==> flow/design.v <==
module Cfu (
    input               cmd_valid,
    output              cmd_ready,
    input      [9:0]    cmd_payload_function_id,
    input      [31:0]   cmd_payload_inputs_0,
    input      [31:0]   cmd_payload_inputs_1,
    output reg          rsp_valid,
    input               rsp_ready,
    output reg [31:0]   rsp_payload_outputs_0,
    input               reset,
    input               clk
);
    reg signed [31:0] InputOffset, FilterOffset;
    reg signed [31:0] accumulator;  
    reg signed [31:0] acc0, acc1, acc2, acc3;
    reg [31:0] global_input;
    wire [31:0] simd_input = (cmd_payload_function_id[9:3] == 7'd0) ? cmd_payload_inputs_0 : global_input;
    wire [31:0] simd_filter = (cmd_payload_function_id[9:3] == 7'd0) ? cmd_payload_inputs_1 : cmd_payload_inputs_0;
    wire signed [31:0] prod_0, prod_1, prod_2, prod_3;
    assign prod_0 = ($signed(simd_input[7 : 0]) + InputOffset) * ($signed(simd_filter[7 : 0]) + FilterOffset);
    assign prod_1 = ($signed(simd_input[15: 8]) + InputOffset) * ($signed(simd_filter[15: 8]) + FilterOffset);
    assign prod_2 = ($signed(simd_input[23:16]) + InputOffset) * ($signed(simd_filter[23:16]) + FilterOffset);
    assign prod_3 = ($signed(simd_input[31:24]) + InputOffset) * ($signed(simd_filter[31:24]) + FilterOffset);
    wire signed [31:0] sum_prods;
    assign sum_prods = prod_0 + prod_1 + prod_2 + prod_3;
    assign cmd_ready = ~rsp_valid;
    always @(posedge clk) begin
        if (reset) begin
            rsp_payload_outputs_0 <= 32'b0;
            rsp_valid <= 1'b0;
            InputOffset <= 32'd0;
            FilterOffset <= 32'd0;
            accumulator <= 32'd0;
            acc0 <= 32'd0;
            acc1 <= 32'd0;
            acc2 <= 32'd0;
            acc3 <= 32'd0;
            global_input <= 32'd0;
        end else if (rsp_valid) begin
            if (rsp_ready) rsp_valid <= 1'b0;
        end else if (cmd_valid) begin
            rsp_valid <= 1'b1;
            case (cmd_payload_function_id[9:3])
                7'd0: begin
                    accumulator <= accumulator + sum_prods;
                    rsp_payload_outputs_0 <= accumulator;
                end
                7'd1: begin
                    accumulator <= 32'd0;
                    rsp_payload_outputs_0 <= 32'd0;
                end
                7'd2: begin
                    InputOffset <= $signed(cmd_payload_inputs_0);
                    rsp_payload_outputs_0 <= $signed(cmd_payload_inputs_0);
                end
                7'd3: begin
                    FilterOffset <= $signed(cmd_payload_inputs_0);
                    rsp_payload_outputs_0 <= $signed(cmd_payload_inputs_0);
                end
                7'd4: begin
                    rsp_payload_outputs_0 <= accumulator;
                end
                7'd5: begin
                    global_input <= cmd_payload_inputs_0;
                end
                7'd6: begin
                    acc0 <= acc0 + sum_prods;
                end
                7'd7: begin
                    acc1 <= acc1 + sum_prods;
                end
                7'd8: begin
                    acc2 <= acc2 + sum_prods;
                end
                7'd9: begin
                    acc3 <= acc3 + sum_prods;
                end
                7'd10: begin
                    acc0 <= 32'd0;
                    acc1 <= 32'd0;
                    acc2 <= 32'd0;
                    acc3 <= 32'd0;
                end
                7'd11: rsp_payload_outputs_0 <= acc0;
                7'd12: rsp_payload_outputs_0 <= acc1;
                7'd13: rsp_payload_outputs_0 <= acc2;
                7'd14: rsp_payload_outputs_0 <= acc3;
                default: rsp_payload_outputs_0 <= 32'b0;
            endcase
        end
    end
endmodule
Reports on Cfu. What the tools print for Cfu, step after step. Line numbers count from 1 in the design file above. Library cell names are shortened. Not given: -

Top module: Cfu. Clock port: clk. Cell library: sky130hd. Library corner: tt_025C_1v80.

Word-level counts. Source: Yosys, flattened and elaborated, memories not mapped. Widths are those after wreduce. Registers that Yosys merges into a memory's read port (data or address) are not register bits. Print and check cells do not count. Equal cells are merged and count once.

The entry for register bits after elaboration reads 289. Under bits in latches stands 0. RAM bits: 0. Under ROM bits stands 0. Clocked read ports x word width: 0. The figure for memories is 0. Under input port bits stands 78. Under output and inout port bits stands 34.

Under $add $sub $neg stands 16. The figure for $mul is 4. For divide/modulo/power cells the number is 0. The entry for $lt $le $gt $ge reads 0. Under equal/unequal tests stands 14. For shifts and indexed selects the number is 0. The figure for mux-type cells is 11. For bitwise gates (word level) the number is 2. The figure for reductions and logical operators is 18.

Operator list (number): multiplier 32 x 32 -> 32 bit (4); parallel mux 32 bit (select 2 bit) (5); adder 32 bit (8); adder 8 x 32 -> 32 bit (8); parallel mux 32 bit (select 7 bit) (1); 2-to-1 mux 32 bit (2); == test 7 x 4 -> 1 bit (second input constant) (7); == test 7 x 3 -> 1 bit (second input constant) (4); AND reduction 3 bit (9); == test 7 x 2 -> 1 bit (second input constant) (2); nonzero test 2 bit (5); == test 7 x 1 -> 1 bit (second input constant) (1); logical NOT 7 bit (1); OR reduction 6 bit (1); OR reduction 2 bit (2); 2-to-1 mux 1 bit (3); inverter 1 bit (2).

Depth. Longest topological path by Yosys (ltp), each cell counted once; first at word level (registers and memories cut), then after technology mapping (sequential cells cut; the memories' decode and read muxes count).

Under depth after elaboration stands 9. ABC_AREA: 0. For depth in mapped cells the number is 63. The entry for depth with buffers taken out reads 60.

After synthesis. The flow's flattened synthesis, as Yosys stat reports it; memories are mapped. The netlist is that of the ABC_AREA named above (0 if unset); the other value can give another one.

Cell types: fa_1 (number 1809, total area 3.62E+04 µm²); ha_1 (number 984, total area 1.23E+04 µm²); inv_1 (number 2258, total area 8.48E+03 µm²); dfxtp_1 (number 289, total area 5.79E+03 µm²); nand2_1 (number 1507, total area 5.66E+03 µm²); nor2_1 (number 1002, total area 3.76E+03 µm²); xnor2_1 (number 425, total area 3722.32 µm²); a21oi_1 (number 458, total area 2.29E+03 µm²); and2_1 (number 337, total area 2.11E+03 µm²); xor2_1 (number 175, total area 1532.72 µm²); clkbuf_1 (number 392, total area 1.47E+03 µm²); o21ai_0 (number 206, total area 1.03E+03 µm²); a21o_1 (number 113, total area 848.314 µm²); a22oi_1 (number 101, total area 758.227 µm²); mux2_2 (number 64, total area 720.691 µm²); xnor3_1 (number 32, total area 720.691 µm²); a222oi_1 (number 64, total area 640.614 µm²); nor2b_1 (number 92, total area 575.552 µm²).

Not listed: further types 79, cells in them 943.

The figure for standard cells after synthesis is 11251. The entry for chip area (Yosys) reads 0.0954002 mm². Sequential area: 0.0057855 mm². The entry for flip-flop cells reads 289. For buffers the number is 396.

Timing after synthesis. OpenSTA on the mapped netlist: ideal clock, no wires. The path of least setup slack (recovery checks aside). Input and output delay are each 20% of the period. Register names are those of the netlist, which keeps one name where synthesis merged equal registers.

Path kind: input-to-reg. Start point: input cmd_payload_function_id[4]. End point: register acc0[31]. For period the number is 20.0 ns. Library setup time: 0.127 ns. The figure for time at the first pin is 4.000 ns. Under data arrival time stands 18.193 ns. Under data required time stands 19.873 ns. Under path slack stands 1.679 ns. The entry for path delay reads 14.320 ns. Driving pins on the path: 51. Under synthesis period reached stands 18.321 ns.

"path delay" is the arrival time less input delay plus setup time. "driving pins on the path": output pins that drive a net of the path, with the launching flip-flop's if there is one; two outputs of one cell count as two. "synthesis period reached" = period - worst setup slack (recovery checks aside). The figure is calculated, with input and output delays left at 20% of the set period. The rows between start and end are the longest chain of elaborated cells between them; the timing report does not say that the signal goes this way. Where chains are equally long, one stands for them. Each line given opens the expression or statement behind the cell; cells for indexed reads and writes are added by Yosys, which also makes memories of some case tables. A register here has more assigning lines than the two given.

Cell sequence: clkbuf_1 -> nor2_1 -> nand3_1 -> clkbuf_1 -> clkbuf_1 -> mux2_2 -> ha_1 -> inv_1 -> fa_1 -> nor2b_1 -> o31a_1 -> o211a_1 -> nor4_4 -> o21ai_2 -> o41ai_2 -> o211a_1 -> a21oi_1 -> a21o_1 -> [15 not listed] -> xor2_1 -> xnor2_1 -> xnor2_1 -> xnor2_1 -> xnor2_1 -> xnor3_1 -> xnor2_1 -> xnor3_1 -> xor2_1 -> xnor3_1 -> xnor3_1 -> xnor3_1 -> xnor3_2 -> mux2_1 -> and2_1 -> mux2_2 -> a211oi_1 -> o32ai_1. The entry for cells in the longest elaborated chain reads 9. For elaborated cells between the ends (all ways) the number is 24. Classes of those cells: add/sub: 12; mul: 4; eq/ne: 2; mux: 3; reduce/logical: 3.

RTL lines, path after synthesis: from (decl) (RTL line 4) `input      [9:0]    cmd_payload_function_id,`; logical NOT 7 bit (RTL line 17) `wire [31:0] simd_input = (cmd_payload_function_id[9:3] == 7'd0) ? cmd_payload_inputs_0 : global_input;`; 2-to-1 mux 32 bit (RTL line 17); adder 8 x 32 -> 32 bit (RTL line 20) `assign prod_0 = ($signed(simd_input[7 : 0]) + InputOffset) * ($signed(simd_filter[7 : 0]) + FilterOffset);`; multiplier 32 x 32 -> 32 bit (RTL line 20); adder 32 bit x3 (RTL line 25) `assign sum_prods = prod_0 + prod_1 + prod_2 + prod_3;`; adder 32 bit (RTL line 67) `acc0 <= acc0 + sum_prods;`; parallel mux 32 bit (select 2 bit) (RTL line 43) `case (cmd_payload_function_id[9:3])`; to (assign) (RTL line 34) `acc0 <= 32'd0;`; to (assign) (RTL line 67); to (decl) (RTL line 15) `reg signed [31:0] acc0, acc1, acc2, acc3;`.

Worst path after layout. Path of least setup slack in the final report of record 1 (OpenROAD, finished layout, wires in). Where an end is a register, its clock arrival counts in the times.

Path kind: input-to-reg. Start point: input cmd_payload_function_id[5]. End point: register acc1[31]. For period the number is 20.0 ns. Library setup time: 0.08 ns. The figure for time at the first pin is 4.00 ns. Under data arrival time stands 19.92 ns. Under data required time stands 20.44 ns. Under path slack stands 0.51 ns. Driving pins on the path: 50.

The rows between start and end are the longest chain of elaborated cells between them; the timing report does not say that the signal goes this way. Where chains are equally long, one stands for them. A register here has more assigning lines than the two given.

Cell sequence: clkdlybuf4s50_1 -> nor2_2 -> nand3_4 -> buf_8 -> mux2_2 -> ha_1 -> nand4_1 -> nor3_1 -> o211a_1 -> nor4_4 -> o21ai_2 -> o41ai_4 -> o211a_1 -> a21oi_1 -> xnor2_1 -> nand2b_1 -> fa_1 -> inv_1 -> [14 not listed] -> xnor2_1 -> xnor2_1 -> xnor2_1 -> xnor2_1 -> xnor3_1 -> xnor2_1 -> xnor3_1 -> xor2_2 -> xnor3_1 -> xnor3_1 -> xnor3_1 -> xnor3_2 -> buf_4 -> xnor2_4 -> xnor2_4 -> xor2_1 -> or3_1 -> a31oi_1. The entry for cells in the longest elaborated chain reads 9. For elaborated cells between the ends (all ways) the number is 24. Classes of those cells: add/sub: 12; mul: 4; eq/ne: 2; mux: 3; reduce/logical: 3.

RTL lines, path post-layout: from (decl) (RTL line 4) `input      [9:0]    cmd_payload_function_id,`; logical NOT 7 bit (RTL line 17) `wire [31:0] simd_input = (cmd_payload_function_id[9:3] == 7'd0) ? cmd_payload_inputs_0 : global_input;`; 2-to-1 mux 32 bit (RTL line 17); adder 8 x 32 -> 32 bit (RTL line 20) `assign prod_0 = ($signed(simd_input[7 : 0]) + InputOffset) * ($signed(simd_filter[7 : 0]) + FilterOffset);`; multiplier 32 x 32 -> 32 bit (RTL line 20); adder 32 bit x3 (RTL line 25) `assign sum_prods = prod_0 + prod_1 + prod_2 + prod_3;`; adder 32 bit (RTL line 70) `acc1 <= acc1 + sum_prods;`; parallel mux 32 bit (select 2 bit) (RTL line 43) `case (cmd_payload_function_id[9:3])`; to (assign) (RTL line 35) `acc1 <= 32'd0;`; to (assign) (RTL line 70); to (decl) (RTL line 15) `reg signed [31:0] acc0, acc1, acc2, acc3;`.

# Flow runs of Cfu

3 stored runs of Cfu in the flow (synthesis by Yosys, layout by OpenROAD, sky130hd cells), in arbitrary order. Constraints: input delay and output delay 20% of the set period each, output load 0.01 pF. "clock period achieved" is the run's clock period less its worst setup slack. It is reckoned from that one timing run; input and output delays stay at 20% of the period that was set. "time of the worst setup path" = time allowed to the worst setup path (clock period - input delay - output delay, where it has them) - its slack; a late launch clock adds to it, a late capture clock takes from it. "total design power" rests on the timing tool's default activity at the inputs, not on a simulated workload.

Files of record 1:
==> flow/run.sh <==
#!/bin/bash
# the make line also repeats the synthesis and layout settings of config.mk as NAME=value (left out here)
make -C /OpenROAD-flow-scripts/flow DESIGN_CONFIG=/design/flow/config.mk WORK_HOME=/design/flow/orfs CLKGATE_MAP_FILE= finish
==> flow/config.mk <==
export PLATFORM = sky130hd
export DESIGN_NAME = Cfu
export DESIGN_NICKNAME = Cfu
export VERILOG_FILES = /design/flow/design.v
export SDC_FILE = /design/flow/constraint.sdc
export NUM_CORES = 4
export LEC_CHECK = 0
export CAP_MARGIN = 25
export CORE_MARGIN = 2
export CORE_UTILIZATION = 23
export CTS_CLUSTER_SIZE = 11
export HOLD_SLACK_MARGIN = -0.07
export MAX_ROUTING_LAYER = met4
export SLEW_MARGIN = 20
export TNS_END_PERCENT = 50
==> flow/constraint.sdc <==
create_clock -name core_clock -period 20.0 [get_ports {clk}]
set_input_delay 4.0000 -clock core_clock [delete_from_list [all_inputs] [get_ports {clk}]]
set_output_delay 4.0000 -clock core_clock [all_outputs]
set_load 0.01 [all_outputs]

Results of record 1. The time of the worst setup path stands at 15.49 ns. Critical path kind: input-to-reg. The clock period achieved reads 19.486 ns. For the cell area after synthesis the run shows 0.0954002 mm². The worst setup slack after layout comes to 0.514 ns. The worst hold slack stands at 0.455 ns. The die area is 0.419949 mm². The total design power stands at 2,390 µW. The utilization is 25.9 %. The standard-cell area of the final layout comes to 0.106842 mm².

Files of record 2:
==> flow/run.sh <==
#!/bin/bash
# the make line also repeats the synthesis and layout settings of config.mk as NAME=value (left out here)
make -C /OpenROAD-flow-scripts/flow DESIGN_CONFIG=/design/flow/config.mk WORK_HOME=/design/flow/orfs CLKGATE_MAP_FILE= finish
==> flow/config.mk <==
export PLATFORM = sky130hd
export DESIGN_NAME = Cfu
export DESIGN_NICKNAME = Cfu
export VERILOG_FILES = /design/flow/design.v
export SDC_FILE = /design/flow/constraint.sdc
export NUM_CORES = 4
export LEC_CHECK = 0
export CAP_MARGIN = 15
export CORE_MARGIN = 2
export CORE_UTILIZATION = 23
export HOLD_SLACK_MARGIN = -0.07
export MAX_ROUTING_LAYER = met4
export SLEW_MARGIN = 20
export TNS_END_PERCENT = 85
==> flow/constraint.sdc <==
create_clock -name core_clock -period 20.0 [get_ports {clk}]
set_input_delay 4.0000 -clock core_clock [delete_from_list [all_inputs] [get_ports {clk}]]
set_output_delay 4.0000 -clock core_clock [all_outputs]
set_load 0.01 [all_outputs]

Results of record 2. The worst setup slack after layout comes to 0.477 ns. The clock period achieved reads 19.523 ns. The utilization is 25.9 %. The worst hold slack stands at 0.454 ns. The die area is 0.419949 mm². The standard-cell area of the final layout comes to 0.106996 mm². For the cell area after synthesis the run shows 0.0954002 mm². The total design power stands at 2,476 µW. The time of the worst setup path stands at 15.52 ns. Critical path kind: input-to-reg.

Files of record 3:
==> flow/run.sh <==
#!/bin/bash
# the make line also repeats the synthesis and layout settings of config.mk as NAME=value (left out here)
make -C /OpenROAD-flow-scripts/flow DESIGN_CONFIG=/design/flow/config.mk WORK_HOME=/design/flow/orfs CLKGATE_MAP_FILE= finish
==> flow/config.mk <==
export PLATFORM = sky130hd
export DESIGN_NAME = Cfu
export DESIGN_NICKNAME = Cfu
export VERILOG_FILES = /design/flow/design.v
export SDC_FILE = /design/flow/constraint.sdc
export NUM_CORES = 4
export LEC_CHECK = 0
export CAP_MARGIN = 30
export CELL_PAD_IN_SITES_DETAIL_PLACEMENT = 2
export CORE_MARGIN = 2
export CORE_UTILIZATION = 46
export CTS_CLUSTER_SIZE = 77
export GPL_TIMING_DRIVEN = 0
export HOLD_SLACK_MARGIN = -0.05
export MIN_ROUTING_LAYER = met2
export PLACE_DENSITY = 0.44
export SETUP_SLACK_MARGIN = 1.86
export SLEW_MARGIN = 20
==> flow/constraint.sdc <==
create_clock -name core_clock -period 27.2 [get_ports {clk}]
set_input_delay 5.4400 -clock core_clock [delete_from_list [all_inputs] [get_ports {clk}]]
set_output_delay 5.4400 -clock core_clock [all_outputs]
set_load 0.01 [all_outputs]

Outcome of record 3: unfinished; error GRT-0116 in routing.
